==> flow/design.v <==
`timescale 1ns / 1ps
module PC(input clk,input rst, 
	input [31:0]jump_address,
	input[31:0] alu_ou_result,
	input [31:0]alu_result,
	input [1:0]pc_source,
	input zero,
	input pcwrite ,
	input pcwrite_cond,
	output reg [31:0] pc_out
    );
	 wire pc_in;
	 assign pc_in=pcwrite||(zero&&pcwrite_cond);
	always@(posedge clk or posedge rst)begin
		if(rst)begin
			pc_out<=0;
		end
		else begin
			if(pc_in)begin
				case(pc_source)
					2'b00:pc_out<=pc_out+1;
					2'b01:pc_out<=alu_ou_result;
					2'b10:pc_out<=jump_address;
					default:pc_out<=alu_result;
				endcase
			end
		end
	end
endmodule
`timescale 1ns / 1ps
module Instruction_reg(input [31:0]instruction,
input IRwrite,
input clk,
input rst,
output reg[5:0]opcode,
output reg[5:0]func,
output reg[31:0]jump_address,
output reg[4:0]rs,
output reg[4:0]rt,
output reg[4:0]rd,
output reg[31:0]signextend
    );
always@(posedge clk or posedge rst)begin
	if(rst)begin
		opcode<=0;
		rs<=0;
		rt<=0;
		rd<=0;
		func<=0;
		jump_address<=0;
		signextend<=0;
	end	
	else begin
		if(IRwrite)begin
			opcode<=instruction[31:26];
			rs<=instruction[25:21];
			rt<=instruction[20:16];
			rd<=instruction[15:11];
			func<=instruction[5:0];
			jump_address<={16'b0, instruction[15:0]};
			signextend<= {{16{instruction[15]}}, instruction[15:0]};
		end	
	end 
end
endmodule
`timescale 1ns / 1ps
module memory_data_register(input [31:0]data_in,
	input clk,input rst,
	output reg [31:0]mdr_result
    );
	always@(posedge clk or posedge rst)begin
		if(rst)begin
			mdr_result<=0;
		end
		else
			mdr_result<=data_in;
	end
endmodule
`timescale 1ns / 1ps
module controlunit (
    input clk,
    input rst,
    input [5:0] opcode,
    output PCWrite,
    output IorD,
    output MemWrite,
    output IRWrite,
    output ALUSrcA,
    output [1:0] ALUSrcB,
    output [1:0] ALUOp,
    output MemtoReg,
    output RegWrite,
    output RegDst,
    output PCWriteCond,
    output MemRead,
    output [1:0] PCSource,
    output Branch
    );
  reg PCWrite_reg, IorD_reg, MemWrite_reg, IRWrite_reg, ALUSrcA_reg, MemtoReg_reg, RegWrite_reg, RegDst_reg, PCWriteCond_reg, MemRead_reg, Branch_reg;
  reg [1:0] PCSource_reg;
  reg [1:0] ALUSrcB_reg;
  reg [1:0] ALUOp_reg;
    reg [3:0] next_state, current_state;
    parameter IDLE = 4'b0000, FETCH = 4'b0001, DECODE = 4'b0010, RTYP1 = 4'b0011, RTYP2 = 4'b0100, LW = 4'b0101,
    LW1 = 4'b0110, LW2 = 4'b0111, SW = 4'b1000, SW1 = 4'b1001, BEQ = 4'b1010, JUMP = 4'b1011;
    always@(posedge clk or posedge rst)
    begin 
        if(rst)
            current_state <= IDLE;
        else
            current_state <= next_state;
    end
    always@(current_state or opcode) begin
        case(current_state)
            IDLE: next_state = FETCH;
            FETCH: next_state= DECODE;
            DECODE: 
                case(opcode)
                    6'b000000: next_state = RTYP1;
                    6'b100011: next_state = LW;
                    6'b101011: next_state = SW;
                    6'b000100: next_state = BEQ;
                    6'b001000: next_state = JUMP;
                    default: next_state = IDLE;
                endcase
            RTYP1: next_state = RTYP2;
            LW: next_state = LW1;
            LW1: next_state = LW2;
            SW: next_state = SW1;
            SW1: next_state = IDLE;
            LW2: next_state = IDLE;
            RTYP2: next_state = IDLE;
            BEQ: next_state = IDLE;
            JUMP: next_state = IDLE;
            default: next_state = IDLE;
        endcase
    end
    always@(current_state)
    begin
            PCWrite_reg = 0;
            IorD_reg = 0;
            MemWrite_reg = 0;
            IRWrite_reg = 0;
            ALUSrcA_reg = 0;
            ALUSrcB_reg = 0;
            ALUOp_reg = 0;
            MemtoReg_reg = 0;
            RegWrite_reg = 0;
            RegDst_reg = 0;
            PCWriteCond_reg = 0;
            MemRead_reg = 0;
            PCSource_reg = 0;
            Branch_reg = 0;
        case(current_state)
            FETCH: begin
                PCWrite_reg = 1;
                IRWrite_reg = 1;
                ALUSrcB_reg = 2'b01;
					 MemRead_reg=1;
            end
            DECODE: begin
                ALUSrcB_reg = 2'b11;
            end
            RTYP1: begin
                ALUSrcA_reg = 1;
                ALUOp_reg = 2'b10;
            end
            RTYP2: begin
                RegDst_reg = 1;
                RegWrite_reg = 1;
            end
            LW, SW: begin
                ALUSrcA_reg = 1;
                ALUSrcB_reg = 2'b10;
            end
            LW1: begin
                IorD_reg = 1;
                MemRead_reg = 1;
            end
            LW2: begin
                MemtoReg_reg = 1;
                RegWrite_reg = 1;
            end
            SW1: begin
                IorD_reg = 1;
                MemWrite_reg = 1;
            end
            BEQ: begin
                ALUSrcA_reg = 1;
                ALUOp_reg = 2'b01;
                PCSource_reg = 2'b01;
                PCWriteCond_reg = 1;
                Branch_reg = 1;
            end
            JUMP: begin
                PCSource_reg = 2'b10;
                PCWrite_reg = 1;
            end
        endcase
    end
    assign PCWrite = PCWrite_reg;
    assign IorD = IorD_reg;
    assign MemWrite = MemWrite_reg;
    assign IRWrite = IRWrite_reg;
    assign ALUSrcA = ALUSrcA_reg;
    assign ALUSrcB = ALUSrcB_reg;
    assign ALUOp = ALUOp_reg;
    assign MemtoReg = MemtoReg_reg;
    assign RegWrite = RegWrite_reg;
    assign RegDst = RegDst_reg;
    assign PCWriteCond = PCWriteCond_reg;
    assign MemRead = MemRead_reg;
    assign PCSource = PCSource_reg;
    assign Branch = Branch_reg;
endmodule
module Registers( input clk,input rst,
	input [4:0]rs,
	input [4:0]rt,
	input [4:0]rd,	
	input regdst,
	input regwrite,
	input memtoreg,
	input[31:0] alu_ou_result,
	input[31:0]mdr_result,
	output reg[31:0]rs_data,
	output reg[31:0]rt_data
    );
	reg [31:0] register [9:0];
	wire [4:0] wa = regdst ? rd : rt;
	always@(*)begin
		if(rst)begin
			rs_data=0;
			rt_data=0;
		end
		else begin
			rs_data=(rs<5'd10)?register[rs]:32'b0;
			rt_data=(rt<5'd10)?register[rt]:32'b0;
		end
	end
	always@(posedge clk)begin
		if(regwrite && wa<5'd10)begin
			if(memtoreg)begin
				register[wa]<=mdr_result;
			end
			else
				register[wa]<=alu_ou_result;
		end
	end
endmodule
module registerA(input clk,input rst, input [31:0]rs_data,
	output reg[31:0]A_out
    );
	always@(posedge clk or posedge rst)begin
		if(rst)
			A_out<=0;
		else
			A_out<=rs_data;
	end
endmodule
module registerB(input clk,input rst, input [31:0]rt_data,
	output reg[31:0]B_out
    );
	always@(posedge clk or posedge rst)begin
		if(rst)
			B_out<=0;
		else
			B_out<=rt_data;
	end
endmodule
module Alu_Control(input clk,input rst,
	input [5:0]func,
	input[1:0]alu_op,
	output reg[3:0] alu_control
    );
	always @(*) begin
    if (rst) begin
        alu_control = 4'b0000;
    end
    else begin
        case (alu_op)
            2'b10: case (func)
                6'b000000: alu_control = 4'b0010;
                6'b000001: alu_control = 4'b0110;
                6'b000010: alu_control = 4'b0000;
                default: alu_control = 4'b0010;
            endcase
            2'b01: alu_control = 4'b0110;
            2'b11: alu_control = 4'b0010;
            default: alu_control = 4'b0010;
        endcase
    end
end
endmodule
module ALU(alu_result,zero,clk,inputA,inputB,signextend,pc,alu_control,alu_src_A,alu_src_B);
  output reg [31:0] alu_result;
  output reg zero;
  input clk;
  input wire [31:0] inputA,inputB;
  input wire [31:0] signextend;
  input wire [31:0]pc;
  input wire [3:0] alu_control;
  input wire alu_src_A;
  input wire [1:0]alu_src_B;
 reg [31:0] input1,input2;
  always@(*)begin
	if(alu_src_A)
		input1=inputA;
	else
		input1=pc;
  end
  always@(*)begin
	case(alu_src_B)
		2'b00:input2=inputB;
		2'b01:input2=1;
		default:input2=signextend;
	endcase	
  end
  always @(*)
      begin
          case (alu_control)
          4'b0010: alu_result = input1 + input2; 
          4'b0110: alu_result = input1 - input2; 
          4'b0000: alu_result = input1 & input2; 
          4'b0001: alu_result = input1 | input2; 
          4'b1100: alu_result = ~(input1 | input2); 
          4'b1001: alu_result = input2 << input1 ; 
          default: alu_result = input1 + input2;
       endcase
      end
  always@(alu_result)       
    begin
      if(alu_result == 32'h0000_0000)
            zero = 1'b1;
        else
            zero = 1'b0;
    end
endmodule
`timescale 1ns / 1ps
module ALUreg(input[31:0]alu_result,
	input clk,input rst,
	output reg[31:0]alu_ou_result
    );
	always@(posedge clk or posedge rst)begin
		if(rst)
			alu_ou_result<=0;
		else
			alu_ou_result<=alu_result;
	end
endmodule
`timescale 1ns / 1ps
module Integration(input clk,
	 input rst,
	 output [31:0]mem_addr,
	 output [31:0]mem_wdata,
	 output mem_we,
	 input [31:0]mem_rdata
 );
 	wire [5:0]func;
	wire [31:0]signextend;
	wire [31:0]rs_data;
	wire [31:0]rt_data;
	 wire [31:0]mdr_result;
	 wire [31:0]A_out;
	  wire [31:0]B_out;
	  wire [31:0]alu_ou_result;
	   wire[3:0]alu_control;
	 wire zero;
	 wire [31:0]instruction;
	 wire [31:0]pc_out;
	 wire [31:0]jump_address;
	 wire [31:0]alu_result;
	 wire [5:0] opcode;
	 wire [4:0] rs;
	 wire [4:0] rt;
	 wire [4:0] rd;
	 wire PCWrite;
	 wire IorD;
	 wire MemWrite;
	 wire IRWrite;
	 wire ALUSrcA;
	 wire [1:0] ALUSrcB;
	 wire [1:0] ALUOp;
	 wire MemtoReg;
	 wire RegWrite;
	 wire RegDst;
	 wire PCWriteCond;
	 wire MemRead;
	 wire [1:0] PCSource;
	 wire Branch;
	assign instruction = mem_rdata;
	assign mem_addr = IorD ? alu_ou_result : pc_out;
	assign mem_wdata = B_out;
	assign mem_we = MemWrite;
PC pc (
    .clk(clk), 
    .rst(rst), 
    .jump_address(jump_address),
    .alu_ou_result(alu_ou_result),
    .alu_result(alu_result),
    .pc_source(PCSource), 
    .zero(zero),
    .pcwrite(PCWrite), 
    .pcwrite_cond(PCWriteCond),
    .pc_out(pc_out)
    );
	Instruction_reg IR (
    .instruction(instruction), 
    .IRwrite(IRWrite), 
    .clk(clk), 
    .rst(rst), 
    .opcode(opcode), 
    .func(func), 
    .jump_address(jump_address), 
    .rs(rs), 
    .rt(rt), 
    .rd(rd), 
    .signextend(signextend)
    );
	 memory_data_register mdr (
    .data_in(mem_rdata), 
    .clk(clk), 
    .rst(rst), 
    .mdr_result(mdr_result)
    );
	 controlunit control (
    .clk(clk), 
    .rst(rst), 
    .opcode(opcode), 
    .PCWrite(PCWrite), 
    .IorD(IorD), 
    .MemWrite(MemWrite), 
    .IRWrite(IRWrite), 
    .ALUSrcA(ALUSrcA), 
    .ALUSrcB(ALUSrcB), 
    .ALUOp(ALUOp), 
    .MemtoReg(MemtoReg), 
    .RegWrite(RegWrite), 
    .RegDst(RegDst), 
    .PCWriteCond(PCWriteCond), 
    .MemRead(MemRead), 
    .PCSource(PCSource), 
    .Branch(Branch)
    );
	Registers registermem (
    .clk(clk), 
    .rst(rst), 
    .rs(rs), 
    .rt(rt), 
    .rd(rd), 
    .regdst(RegDst), 
    .regwrite(RegWrite), 
    .memtoreg(MemtoReg), 
    .alu_ou_result(alu_ou_result), 
    .mdr_result(mdr_result), 
    .rs_data(rs_data), 
    .rt_data(rt_data)
    );
	 registerA Areg (
    .clk(clk), 
    .rst(rst), 
    .rs_data(rs_data), 
    .A_out(A_out)
    );
	 registerB Breg (
    .clk(clk), 
    .rst(rst), 
    .rt_data(rt_data), 
    .B_out(B_out)
    );
	Alu_Control alu_cont(
    .clk(clk), 
    .rst(rst), 
    .func(func), 
    .alu_op(ALUOp), 
    .alu_control(alu_control)
    );
	ALU alu (
    .alu_result(alu_result), 
    .zero(zero), 
	 .clk(clk),
    .inputA(A_out), 
    .inputB(B_out), 
    .signextend(signextend), 
    .pc(pc_out), 
    .alu_control(alu_control), 
    .alu_src_A(ALUSrcA), 
    .alu_src_B(ALUSrcB)
    );
	 ALUreg alureg (
    .alu_result(alu_result), 
    .clk(clk), 
    .rst(rst), 
    .alu_ou_result(alu_ou_result)
    );
endmodule
Reports on Integration

Tool output for the design above, in the order of the flow.
Lines are those of the file above, counted from 1.
Operators: Yosys type, input widths -> output width; for muxes data width and select width s.
Cell names lack the library's common part.
Not given: n/a

Design top: Integration
Clock port: clk
Standard-cell library: sky130hd
Library corner: tt_025C_1v80

Elaborated design

Yosys after proc, flatten, opt, wreduce and memory -nomap, before mapping. Enables and synchronous resets that opt folds into registers are not counted as muxes. Memory bits, and registers merged into a memory's read port (data or address), are not among the register bits. Print and check cells are not counted.
Yosys's memory passes give these memory sizes; they may raise the number of words (mostly to a power of two), join words into wider ones and drop unused or constant bits.

Bits in registers: 223
Latch bits: 0
Bits in writable memories: 320
Memory bits (read-only): 272
Word width x clocked read ports: 0
Memory cells: 2
Output and inout port bits: 65
Word-level cells: 81

Memory list:

| name                 | depth | bits a word | rd ports | wr ports | RTL line | text |
| registermem.register | 10    | 32          | 2        | 1        | 228      | `reg [31:0] register [9:0];` |
| (name not given)     | 16    | 17          | 1        | 0        | 154      | `case(current_state)` |

Add/subtract/negate cells: 3
Multipliers: 0
Div/mod/pow operators: 0
Magnitude comparators: 3
Eq/ne operators: 21
Shifts and indexed selects: 1
Muxes and demuxes: 25
Bitwise operators: 4
Reductions and logical operators: 9

Operators with widths:

| kind                  | number |
| $mux 32               | 11 |
| $pmux 32 s5           | 1 |
| $pmux 32 s3           | 1 |
| $pmux 32 s2           | 1 |
| $add 32x1->32 const B | 1 |
| $add 32x32->32        | 1 |
| $sub 32x32->32        | 1 |
| $and 32x32->32        | 1 |
| $or 32x32->32         | 1 |
| $shl 32x32->32        | 1 |
| $not 32->32           | 1 |
| $logic_not 32->1      | 1 |
| $pmux 4 s7            | 1 |
| $pmux 4 s5            | 1 |
| $lt 5x4->1 const B    | 3 |
| $eq 4x3->1 const B    | 3 |
| $eq 4x4->1 const B    | 3 |
| $eq 6x6->1 const B    | 2 |
| $eq 4x1->1 const B    | 2 |
| $eq 4x2->1 const B    | 2 |
| $logic_not 4->1       | 2 |
| $pmux 4 s2            | 1 |
| $eq 2x1->1 const B    | 3 |
| $eq 6x1->1 const B    | 1 |
| $eq 6x2->1 const B    | 1 |
| $eq 6x3->1 const B    | 1 |
| $eq 6x4->1 const B    | 1 |
| $logic_not 6->1       | 1 |

Not listed: further kinds 9, cells in them 16.

Longest topological paths

Yosys ltp: most cells in a row. Word level: on the elaborated netlist, between registers, memories and ports. Mapped: between sequential cells and ports; inverters and the memories' decode and read muxes count.

Depth after elaboration: 10
ABC_AREA: 0
Gate-level depth with buffers: 31
Mapped depth without buffers: 26

Synthesis result

Yosys stat after the flow's synthesis: flattened, memories mapped to cells. It holds for the ABC_AREA given above (unset counts as 0); a run with the other value may have another netlist.
Totals and module areas in this step are rounded.

Cells in the netlist: 2150
Synthesis area: 27400 µm²
Sequential part of the area: 14510 µm²
Flip-flops: 516

Cell types:

| cell     | number | total area (µm²) |
| edfxtp_1 | 320    | 9.61E+03 |
| dfrtp_1  | 196    | 4.9E+03 |
| mux4_2   | 128    | 2.88E+03 |
| mux2_2   | 102    | 1.15E+03 |
| a211oi_1 | 137    | 1.03E+03 |
| mux2i_1  | 100    | 1000.96 |
| o21ai_0  | 118    | 590.566 |
| a21oi_1  | 101    | 505.485 |
| ha_1     | 38     | 475.456 |
| nand2_1  | 125    | 469.2 |
| nor2b_1  | 75     | 469.2 |
| nor2_1   | 97     | 364.099 |
| clkbuf_1 | 91     | 341.578 |
| xnor2_1  | 32     | 280.269 |
| xor2_1   | 21     | 183.926 |
| inv_1    | 45     | 168.912 |
| nor3_1   | 32     | 160.154 |
| o22ai_1  | 24     | 150.144 |

Other cell types: 68; their cells: 368.
By module: a second synthesis without flattening, with its own total; a netlist apart from the flattened one above.

Cell total of the unflattened synthesis: 2686
Area total of the unflattened synthesis: 31480 µm²

Rows give one instance, submodules left out.

By module:

| module               | instances | cells | area (µm²) | seq. area (µm²) |
| Registers            | 1         | 919   | 15320      | 9609 |
| ALU                  | 1         | 1060  | 7152       | 0.0 |
| PC                   | 1         | 334   | 2880       | 800.8 |
| Instruction_reg      | 1         | 129   | 1795       | 800.8 |
| ALUreg               | 1         | 33    | 804.5      | 800.8 |
| memory_data_register | 1         | 33    | 804.5      | 800.8 |
| registerA            | 1         | 33    | 804.5      | 800.8 |
| registerB            | 1         | 33    | 804.5      | 800.8 |
| Integration          | 1         | 36    | 544.3      | 0.0 |
| controlunit          | 1         | 60    | 464.2      | 100.1 |
| Alu_Control          | 1         | 16    | 107.6      | 0.0 |

Worst setup path after synthesis

Source: OpenSTA report_checks on the synthesized netlist (no wires, ideal clock, input and output delay 20% of the period each), path of least setup slack; recovery checks are left aside. Register names are those of the netlist, which keeps one name where synthesis merged equal registers.

Kind: input port to flip-flop
Start point: in rst
End point: reg pc.pc_out[11]
Clock period: 8000 ps
Library setup time: 143 ps
Arrival: 10052 ps
Path slack: -2195 ps
Delay of the path: 8595 ps
Stages: 17
Path buffers: 2
Synthesis period reached: 10195 ps

"delay of the path" is the arrival time less input delay plus setup time.
"stages": output pins that drive a net of the path, with the launching flip-flop's if there is one; two outputs of one cell count as two.
"synthesis period reached" = period - worst setup slack (recovery checks aside). The figure is calculated, with input and output delays left at 20% of the set period.
The rows between start and end are the longest chain of elaborated cells between them; the timing report does not say that the signal goes this way. Where chains are equally long, one stands for them.
Each line given opens the expression or statement behind the cell; cells for indexed reads and writes are added by Yosys, which also makes memories of some case tables.
At most two assigning lines are given for a register; there are more.

Cells stage by stage: inv_1 -> nand2_1 -> clkbuf_1 -> a21oi_1 -> ha_1 -> nor2b_1 -> o31a_1 -> o2111a_1 -> or4_1 -> a32o_1 -> or4_1 -> nor3b_1 -> and4_1 -> nand4_1 -> nor2_1 -> buf_4 -> o32ai_1
Length of the longest elaborated chain: 7
Elaborated cells on any way between the ends: 12
RTL lines with such cells: 5
Those cells by class: 4 x eq/ne; 4 x mux; 4 x reduce/logical

RTL lines, path post-synthesis:

| what              | RTL line | text |
| start, declared   | 352      | `input rst,` |
| $mux 4            | 276      | `if (rst) begin` |
| $eq 4x4->1        | 320      | `case (alu_control)` |
| $pmux 32 s5       | 320      |  |
| $logic_not 32->1  | 332      | `if(alu_result == 32'h0000_0000)` |
| $mux 1            | 332      |  |
| $logic_and 1x1->1 | 13       | `assign pc_in=pcwrite\|\|(zero&&pcwrite_cond);` |
| $logic_or 1x1->1  | 13       |  |
| end, assigned     | 21       | `2'b00:pc_out<=pc_out+1;` |
| end, assigned     | 22       | `2'b01:pc_out<=alu_ou_result;` |
| end, declared     | 10       | `output reg [31:0] pc_out` |

Path in the finished layout

From the final timing report of flow run A: the path of least setup slack in the routed layout; clock arrival at registers is part of the times.
The path's times are printed in steps of 10 ps; the period is the one set.

Kind: flip-flop to flip-flop
Start point: reg control.current_state[0]
End point: reg pc.pc_out[25]
Clock period: 9360 ps
Library setup time: 80 ps
Arrival: 9020 ps
Path slack: 850 ps
Stages: 30
Path buffers: 3

The rows between start and end are the longest chain of elaborated cells between them; the timing report does not say that the signal goes this way. Where chains are equally long, one stands for them.
A memory read counts as a cell of the chain, while the word-level depth stops at memories.
At most two assigning lines are given for a register; there are more.

Cells stage by stage: dfrtp_1 -> inv_1 -> ha_1 -> nor3_1 -> o31ai_1 -> clkbuf_1 -> o22ai_1 -> ha_1 -> o2111ai_1 -> nor3b_1 -> o21ai_0 -> nand2b_1 -> nor3_1 -> o21ai_0 -> o21ai_0 -> a221oi_1 -> ha_1 -> clkbuf_1 -> a21oi_1 -> o21ai_0 -> a211o_1 -> a21oi_1 -> o2111ai_1 -> a21oi_1 -> o221a_2 -> o2111ai_2 -> o21ai_4 -> buf_2 -> o21ai_0 -> o21ai_0
Length of the longest elaborated chain: 10
Elaborated cells on any way between the ends: 29
Those cells by class: 2 x add/sub; 9 x eq/ne; 1 x shift; 7 x mux; 3 x logic; 6 x reduce/logical; 1 x memory

RTL lines, path after layout:

| what              | RTL line | text |
| start, declared   | 103      | `reg [3:0] next_state, current_state;` |
| start, assigned   | 109      | `current_state <= IDLE;` |
| start, assigned   | 111      | `current_state <= next_state;` |
| $mem_v2 16x17     | 154      | `case(current_state)` |
| $eq 2x1->1        | 312      | `case(alu_src_B)` |
| $pmux 32 s2       | 312      |  |
| $or 32x32->32     | 325      | `4'b1100: alu_result = ~(input1 \| input2);` |
| $not 32->32       | 325      |  |
| $pmux 32 s5       | 320      | `case (alu_control)` |
| $logic_not 32->1  | 332      | `if(alu_result == 32'h0000_0000)` |
| $mux 1            | 332      |  |
| $logic_and 1x1->1 | 13       | `assign pc_in=pcwrite\|\|(zero&&pcwrite_cond);` |
| $logic_or 1x1->1  | 13       |  |
| end, assigned     | 21       | `2'b00:pc_out<=pc_out+1;` |
| end, assigned     | 22       | `2'b01:pc_out<=alu_ou_result;` |
| end, declared     | 10       | `output reg [31:0] pc_out` |

Lab notebook: Integration

Measured data: module Integration, platform sky130hd, 6 stored runs of the flow under differing settings, order arbitrary. Input and output delays are each 20% of the period that was set; the output load is 0.01 pF.
"period reached" means the clock period less the worst setup slack. The figure is calculated, with input and output delays left at 20% of the set period.
"time on the worst setup path" means the part of the period allowed to the worst setup path (the constraints hold back 20% at inputs and 20% at outputs) less its slack; where the path has registers, the arrival times of their clocks count too.
"time on the worst setup path" is known to 10 ps.
The measured numbers are rounded.
A setting shown as . is not set for that run.

| item                                      | flow run A             | flow run B             | flow run C             | flow run D             | flow run E              | flow run F             |
| ABC_AREA                                  | 0                      | .                      | .                      | 1                      | 1                       | .                      |
| CAP_MARGIN                                | 5                      | 20                     | 5                      | 20                     | 20                      | 20                     |
| CORE_UTILIZATION                          | 43                     | 40                     | 40                     | 40                     | 40                      | 55                     |
| GPL_TIMING_DRIVEN                         | 0                      | .                      | .                      | 1                      | 0                       | 1                      |
| MAX_ROUTING_LAYER                         | met4                   | .                      | .                      | .                      | met4                    | .                      |
| SETUP_SLACK_MARGIN                        | 0.38                   | .                      | .                      | .                      | 0.0                     | .                      |
| period_ns                                 | 9.36                   | 8.0                    | 8.0                    | 8.49                   | 8.49                    | 6.22                   |
| CORE_MARGIN                               | 2                      | 2                      | 4                      | 6                      | 6                       | 2                      |
| SLEW_MARGIN                               | 20                     | 20                     | 25                     | 20                     | 20                      | 20                     |
| HOLD_SLACK_MARGIN                         | .                      | .                      | 0.19                   | .                      | 0.16                    | .                      |
| PLACE_DENSITY                             | .                      | .                      | 0.35                   | .                      | .                       | 0.69                   |
| TNS_END_PERCENT                           | .                      | .                      | 85                     | 95                     | 95                      | .                      |
| CELL_PAD_IN_SITES_DETAIL_PLACEMENT        | .                      | .                      | .                      | 2                      | 1                       | .                      |
| CELL_PAD_IN_SITES_GLOBAL_PLACEMENT        | .                      | .                      | .                      | 2                      | 0                       | .                      |
| CTS_CLUSTER_DIAMETER                      | .                      | .                      | .                      | 239                    | 239                     | .                      |
| PLACE_DENSITY_LB_ADDON                    | .                      | .                      | .                      | 0.22                   | 0.22                    | .                      |
| CORE_ASPECT_RATIO                         | .                      | .                      | .                      | .                      | 1.89                    | .                      |
| time on the worst setup path (ps)         | 8510                   | 7420                   | 7120                   | 7360                   | 6460                    | 6000                   |
| type of the worst setup path              | flip-flop to flip-flop | flip-flop to flip-flop | flip-flop to flip-flop | flip-flop to flip-flop | input port to flip-flop | flip-flop to flip-flop |
| post-route utilization (%)                | 50.2                   | 46.5                   | 46.6                   | 46.3                   | 46.8                    | 64.4                   |
| die size (µm²)                            | 65760                  | 70610                  | 72750                  | 76450                  | 76780                   | 51620                  |
| chip area in the Yosys report (µm²)       | 27400                  | 27400                  | 27400                  | 27980                  | 27980                   | 27400                  |
| standard-cell area after routing (µm²)    | 31690                  | 31360                  | 31450                  | 31920                  | 32200                   | 31610                  |
| period reached (ps)                       | 8510                   | 7421                   | 7124                   | 7365                   | 8157                    | 6004                   |
| total negative slack on setup checks (ps) | 0                      | 0                      | 0                      | 0                      | 0                       | 0                      |
| worst setup slack after layout (ps)       | 850                    | 579                    | 876                    | 1125                   | 333                     | 216                    |
